==> flow/design.v <==
`timescale 1ns / 1ps
module multiplier(    Rs, Rm, result  );
parameter N = 32; 
output wire[N-1:0] result;
input wire[N-1:0] Rs;
input wire[N-1:0] Rm;
assign result = Rm*Rs;
endmodule
`timescale 1ns / 1ps
module reg_sync(in_address_1,in_address_2,in_address_3,
						out_data_1,out_data_2,out_data_3,
						write_address_1, write_address_2,
						write_data_1, write_data_2,
						write_enable_1, write_enable_2,
						read_enable_1, read_enable_2, read_enable_3,
						rst, clk );
parameter N = 32;			  
reg [N-1:0] R [15:0];	 
input [3:0]in_address_1;
input [3:0]in_address_2;
input [3:0]in_address_3;
output reg [N-1:0]out_data_1;
output reg [N-1:0]out_data_2;
output reg [N-1:0]out_data_3;
input [3:0] write_address_1;
input[N-1:0] write_data_1;
input [3:0] write_address_2;
input[N-1:0] write_data_2;
input clk;
input rst;
input write_enable_1;
input write_enable_2;
input read_enable_1;
input read_enable_2;
input read_enable_3;
integer i;
always@(posedge clk) begin
	if (rst) begin
		for (i = 0; i < 16; i = i + 1)
			R[i] <= 0;
		out_data_1 <= 0;
		out_data_2 <= 0;
		out_data_3 <= 0;
	end else begin
		if (read_enable_1 == 1)
		out_data_1 <= R[in_address_1];
		if (read_enable_2 == 1)
		out_data_2 <= R[in_address_2];
		if (read_enable_3 == 1)
		out_data_3 <= R[in_address_3];
		if (write_enable_1 == 1) R[write_address_1] <= write_data_1;
		if (write_enable_2 == 1) R[write_address_2] <= write_data_2;
	end
end
endmodule 
`timescale 1ns / 1ps
module main_sync(clk, rst, ld_we, ld_addr, ld_data, start, a_addr, b_addr, c_addr,
		count, ready, done, result, rd_addr, rd_data);
parameter N = 32;
input clk;
input rst;
input ld_we;
input [3:0] ld_addr;
input [N-1:0] ld_data;
input start;
input [3:0] a_addr;
input [3:0] b_addr;
input [3:0] c_addr;
input [3:0] count;
output ready;
output reg done;
output [N-1:0] result;
input [3:0] rd_addr;
output [N-1:0] rd_data;
localparam IDLE = 2'd0, FIRST = 2'd1, MUL = 2'd2, WB = 2'd3;
reg [1:0] state;
reg [3:0] cnt;
reg [3:0] dst;
reg [N-1:0] reg_C;
wire [N-1:0] reg_A;
wire [N-1:0] reg_B;
wire [N-1:0] product;
wire go = (state == IDLE) && start;
reg_sync register(.in_address_1(a_addr), .in_address_2(b_addr), .in_address_3(rd_addr),
		.out_data_1(reg_A), .out_data_2(reg_B), .out_data_3(rd_data),
		.write_address_1(ld_addr), .write_address_2(dst),
		.write_data_1(ld_data), .write_data_2(reg_C),
		.write_enable_1(ld_we && (state == IDLE) && !start), .write_enable_2(state == WB),
		.read_enable_1(go), .read_enable_2(go), .read_enable_3(1'b1),
		.rst(rst), .clk(clk));
multiplier mult(.Rm(reg_A), .Rs((state == FIRST) ? reg_B : reg_C), .result(product));
assign ready = (state == IDLE);
assign result = reg_C;
always @(posedge clk) begin
	if (rst) begin
		state <= IDLE;
		cnt <= 0;
		dst <= 0;
		reg_C <= 0;
		done <= 0;
	end else begin
		done <= 0;
		case (state)
		IDLE: if (start) begin
			cnt <= count;
			dst <= c_addr;
			state <= FIRST;
		end
		FIRST: begin
			if (cnt == 0) begin
				reg_C <= reg_B;
				state <= WB;
			end else begin
				reg_C <= product;
				cnt <= cnt - 1;
				state <= (cnt == 1) ? WB : MUL;
			end
		end
		MUL: begin
			reg_C <= product;
			cnt <= cnt - 1;
			if (cnt == 1) state <= WB;
		end
		WB: begin
			state <= IDLE;
			done <= 1;
		end
		endcase
	end
end
endmodule
From RTL to reports: main_sync
Tool output for the design above, in the order of the flow.
Lines are those of the file above, counted from 1.
Operators: Yosys type, input widths -> output width; for muxes data width and select width s.
Library cell names are shortened.
A cell with - has no value.
Set-up
  design top: main_sync
  clock port: clk
  library: sky130hd
  timing corner: tt_025C_1v80

Elaborated design
Source: Yosys, flattened and elaborated, memories not mapped. Widths are those after wreduce. Registers that Yosys merges into a memory's read port (data or address) are not register bits. Print and check cells do not count. Equal cells are merged and count once.
Yosys's memory passes give these memory sizes; they may raise the number of words (mostly to a power of two), join words into wider ones and drop unused or constant bits.
Word-level totals
  bits in writable memories: 512
  register bits after elaboration: 43
  memories: 1
  output and inout port bits: 66
  input port bits: 60
  word-level cells: 55
Memories
  register.R: depth 16, width 32, line 18  | reg [N-1:0] R [15:0];
Operators by class
  add/sub/neg operators: 1
  eq/ne operators: 7
  multiplexer cells: 27
  reduce/logical cells: 13
  $mul: 1
Operator list (number)
  $mul 32x32->32: 1
  $mux 32: 7
  $pmux 32 s2: 1
  $reduce_or 32->1: 1
  $mux 4: 7
  $pmux 4 s3: 1
  $pmux 2 s4: 1
  $mux 1: 8
  $ne 2x2->1 const B: 3
  $reduce_and 3->1: 2
  $eq 2x2->1 const B: 2
  $sub 4x1->4 const B: 1
  $eq 4x1->1 const B: 1
  $logic_not 4->1: 1
  $reduce_bool 4->1: 1
  $mux 2: 2
  $logic_and 1x1->1: 3
  $reduce_bool 3->1: 1
  $eq 2x1->1 const B: 1
  $logic_not 2->1: 1
  $reduce_and 2->1: 1
  $reduce_bool 2->1: 1
  $logic_not 1->1: 1

Longest topological paths
Yosys ltp: most cells in a row. Word level: on the elaborated netlist, between registers, memories and ports. Mapped: between sequential cells and ports; inverters and the memories' decode and read muxes count.
Logic depth
  depth in word-level cells: 6
  ABC_AREA: 1
  gate-level depth with buffers: 38
  gate-level depth less buffers: 36

Synthesis result
Source: synth_stat.txt of the flow (Yosys; design flattened, memories mapped). It holds for the ABC_AREA given above (unset counts as 0); a run with the other value may have another netlist.
Synthesis totals
  flip-flop cells: 653
  buffer cells: 519
  synthesis area: 52108.7 µm²
  area of sequential cells: 18197.5 µm²
  cell count: 6466
Cells by type
  edfxtp_1: number 512, area in all 1.54E+04 µm²
  fa_1: number 408, area in all 8.17E+03 µm²
  nor2_1: number 1616, area in all 6.07E+03 µm²
  o21ai_0: number 886, area in all 4.43E+03 µm²
  dfxtp_1: number 141, area in all 2.82E+03 µm²
  inv_1: number 625, area in all 2346 µm²
  o221ai_1: number 253, area in all 2.22E+03 µm²
  nand2_1: number 524, area in all 1.97E+03 µm²
  clkbuf_1: number 474, area in all 1.78E+03 µm²
  ha_1: number 125, area in all 1564 µm²
  nand3_1: number 237, area in all 1.19E+03 µm²
  a21oi_1: number 224, area in all 1.12E+03 µm²
  o211ai_1: number 131, area in all 983.443 µm²
  o22ai_1: number 68, area in all 425.408 µm²
  mux2i_1: number 15, area in all 150.144 µm²
  xor2_1: number 16, area in all 140.134 µm²
  buf_1: number 30, area in all 112.608 µm²
  xnor2_1: number 12, area in all 105.101 µm²
Other cell types: 35; their cells: 169.

Path before layout
Source: OpenSTA report_checks on the synthesized netlist (no wires, ideal clock, input and output delay 20% of the period each), path of least setup slack; recovery checks are left aside. Register names are those of the netlist, which keeps one name where synthesis merged equal registers.
Path after synthesis
  kind: register to register
  start: reg state
  end: reg reg_C[31]
  delay of the path: 6.938 ns
  slack: 3.061 ns
  time at the first pin: 0.000 ns
  arrival time: 6.871 ns
  required time: 9.933 ns
  driving pins on the path: 35
  path buffers: 3
  setup time: 0.067 ns
  period: 10.0 ns
  period reached after synthesis: 6.939 ns
"delay of the path" = arrival - input delay + setup time.
"driving pins on the path": output pins that drive a net of the path, with the launching flip-flop's if there is one; two outputs of one cell count as two.
"period reached after synthesis" = period - worst setup slack (recovery checks aside). The figure is calculated, with input and output delays left at 20% of the set period.
An end named without its bit number is one bit of that signal or, where synthesis recoded a state register, one of its new flip-flops.
The rows between start and end are the longest chain of elaborated cells between them; the timing report does not say that the signal goes this way. Where chains are equally long, one stands for them.
A line is the first line of the expression or statement that the cell stems from. Yosys adds cells for indexed reads and writes and turns some case tables into memories.
At most two assigning lines are given for a register; there are more.
Between the ends, after synthesis
  path through: dfxtp_1 -> buf_6 -> inv_6 -> buf_6 -> nand2_1 -> nand2_1 -> inv_1 -> clkbuf_1 -> nand2_1 -> fa_1 -> inv_1 -> fa_1 -> fa_1 -> inv_1 -> fa_1 -> inv_1 -> fa_1 -> inv_1 -> fa_1 -> inv_1 -> fa_1 -> fa_1 -> ha_1 -> nand2_1 -> nor4_1 -> nand4_1 -> nand3_1 -> nand2_1 -> o211ai_1 -> a21oi_1 -> inv_1 -> nand3_1 -> nand3_1 -> nand2_1 -> a21oi_2
  length of the longest elaborated chain: 5
  elaborated cells on any way between the ends: 7
  those cells by class: 1 x mul; 2 x eq/ne; 3 x mux; 1 x reduce/logical
RTL lines, path after synthesis
  start, declared: line 76  | reg [1:0] state;
  start, assigned: line 96  | state <= IDLE;
  start, assigned: line 116  | state <= (cnt == 1) ? WB : MUL;
  $eq 2x1->1: line 91
  $mux 32: line 91
  $mul 32x32->32: line 7  | assign result = Rm*Rs;
  $mux 32: line 110  | if (cnt == 0) begin
  $pmux 32 s2: line 103  | case (state)
  end, assigned: line 111  | reg_C <= reg_B;
  end, assigned: line 114
  end, declared: line 79  | reg [N-1:0] reg_C;

Timing after layout
Path of least setup slack in the final report of record 1 (OpenROAD, finished layout, wires in). Where an end is a register, its clock arrival counts in the times.
Path after layout
  kind: register to register
  start: reg state
  end: reg reg_C[31]
  path buffers: 1
  time at the first pin: 0.67 ns
  arrival time: 8.91 ns
  driving pins on the path: 30
  setup time: 0.05 ns
  period: 10.5 ns
  required time: 11.12 ns
  slack: 2.21 ns
An end named without its bit number is one bit of that signal or, where synthesis recoded a state register, one of its new flip-flops.
The rows between start and end are the longest chain of elaborated cells between them; the timing report does not say that the signal goes this way. Where chains are equally long, one stands for them.
At most two assigning lines are given for a register; there are more.
Between the ends, after layout
  path through: dfxtp_2 -> buf_4 -> nand2_1 -> nand2_1 -> inv_1 -> nand2_1 -> fa_1 -> fa_1 -> inv_1 -> fa_1 -> inv_1 -> fa_1 -> inv_1 -> fa_1 -> fa_1 -> fa_1 -> fa_1 -> ha_1 -> nand2_1 -> nor4_1 -> nand4_1 -> nand3_1 -> nand2_1 -> o211ai_1 -> a21oi_1 -> inv_1 -> nand3_1 -> nand3_1 -> nand2_1 -> a21oi_2
  length of the longest elaborated chain: 5
  elaborated cells on any way between the ends: 7
  those cells by class: 1 x mul; 2 x eq/ne; 3 x mux; 1 x reduce/logical
RTL lines, path after layout
  start, declared: line 76  | reg [1:0] state;
  start, assigned: line 96  | state <= IDLE;
  start, assigned: line 116  | state <= (cnt == 1) ? WB : MUL;
  $eq 2x1->1: line 91
  $mux 32: line 91
  $mul 32x32->32: line 7  | assign result = Rm*Rs;
  $mux 32: line 110  | if (cnt == 0) begin
  $pmux 32 s2: line 103  | case (state)
  end, assigned: line 111  | reg_C <= reg_B;
  end, assigned: line 114
  end, declared: line 79  | reg [N-1:0] reg_C;

Record of 2 stored runs of the RTL-to-layout flow on main_sync, platform sky130hd. The runs are unordered. Constraints: input delay and output delay 20% of the set period each, output load 0.01 pF.
"achieved clock period (ns)" is the run's clock period less its worst setup slack. It is reckoned from that one timing run; input and output delays stay at 20% of the period that was set.
"worst setup path time (ns)" means the part of the period allowed to the worst setup path (the constraints hold back 20% at inputs and 20% at outputs) less its slack; where the path has registers, the arrival times of their clocks count too.
By "finish__power__total" is meant OpenSTA's value without simulated activity: inputs other than the clock are taken to toggle once in ten clock periods, and the tool carries that through the logic.

Flow files of record 1
==> flow/run.sh <==
#!/bin/bash
# the make line also repeats the synthesis and layout settings of config.mk as NAME=value (left out here)
make -C /OpenROAD-flow-scripts/flow DESIGN_CONFIG=/design/flow/config.mk WORK_HOME=/design/flow/orfs CLKGATE_MAP_FILE= finish
==> flow/config.mk <==
export PLATFORM = sky130hd
export DESIGN_NAME = main_sync
export DESIGN_NICKNAME = main_sync
export VERILOG_FILES = /design/flow/design.v
export SDC_FILE = /design/flow/constraint.sdc
export NUM_CORES = 4
export LEC_CHECK = 0
export ABC_AREA = 1
export CAP_MARGIN = 20
export CELL_PAD_IN_SITES_DETAIL_PLACEMENT = 0
export CORE_MARGIN = 2
export CORE_UTILIZATION = 43
export CTS_CLUSTER_DIAMETER = 294
export CTS_CLUSTER_SIZE = 32
export PLACE_DENSITY_LB_ADDON = 0.09
export SETUP_SLACK_MARGIN = 0.38
export SLEW_MARGIN = 35
export TNS_END_PERCENT = 90
==> flow/constraint.sdc <==
create_clock -name core_clock -period 10.5 [get_ports {clk}]
set_input_delay 2.1000 -clock core_clock [delete_from_list [all_inputs] [get_ports {clk}]]
set_output_delay 2.1000 -clock core_clock [all_outputs]
set_load 0.01 [all_outputs]

report of record 1
yosys chip area after synthesis (um^2): 52108.7
finish__design__die__area: 123985.0
finish__design__instance__area__stdcell: 55333.1
finish__design__instance__utilization: 0.4606
finish__timing__setup__ws: 2.206
finish__timing__setup__tns: 0.000
finish__timing__hold__ws: 0.487
finish__power__total: 8.459e-03
achieved clock period (ns): 8.294
worst setup path time (ns): 8.29
worst setup path kind: register to register

Flow files of record 2
==> flow/run.sh <==
#!/bin/bash
# the make line also repeats the synthesis and layout settings of config.mk as NAME=value (left out here)
make -C /OpenROAD-flow-scripts/flow DESIGN_CONFIG=/design/flow/config.mk WORK_HOME=/design/flow/orfs CLKGATE_MAP_FILE= finish
==> flow/config.mk <==
export PLATFORM = sky130hd
export DESIGN_NAME = main_sync
export DESIGN_NICKNAME = main_sync
export VERILOG_FILES = /design/flow/design.v
export SDC_FILE = /design/flow/constraint.sdc
export NUM_CORES = 4
export LEC_CHECK = 0
export ABC_AREA = 0
export CAP_MARGIN = 10
export CELL_PAD_IN_SITES_DETAIL_PLACEMENT = 0
export CORE_MARGIN = 2
export CORE_UTILIZATION = 43
export CTS_CLUSTER_DIAMETER = 294
export CTS_CLUSTER_SIZE = 90
export HOLD_SLACK_MARGIN = -0.03
export PLACE_DENSITY_LB_ADDON = 0.09
export SLEW_MARGIN = 35
export TNS_END_PERCENT = 90
==> flow/constraint.sdc <==
create_clock -name core_clock -period 10.5 [get_ports {clk}]
set_input_delay 2.1000 -clock core_clock [delete_from_list [all_inputs] [get_ports {clk}]]
set_output_delay 2.1000 -clock core_clock [all_outputs]
set_load 0.01 [all_outputs]

report of record 2
yosys chip area after synthesis (um^2): 50553.5
finish__design__die__area: 120326.0
finish__design__instance__area__stdcell: 53711.5
finish__design__instance__utilization: 0.4616
finish__timing__setup__ws: 2.043
finish__timing__setup__tns: 0.000
finish__timing__hold__ws: 0.473
finish__power__total: 5.509e-03
achieved clock period (ns): 8.457
worst setup path time (ns): 8.46
worst setup path kind: register to register
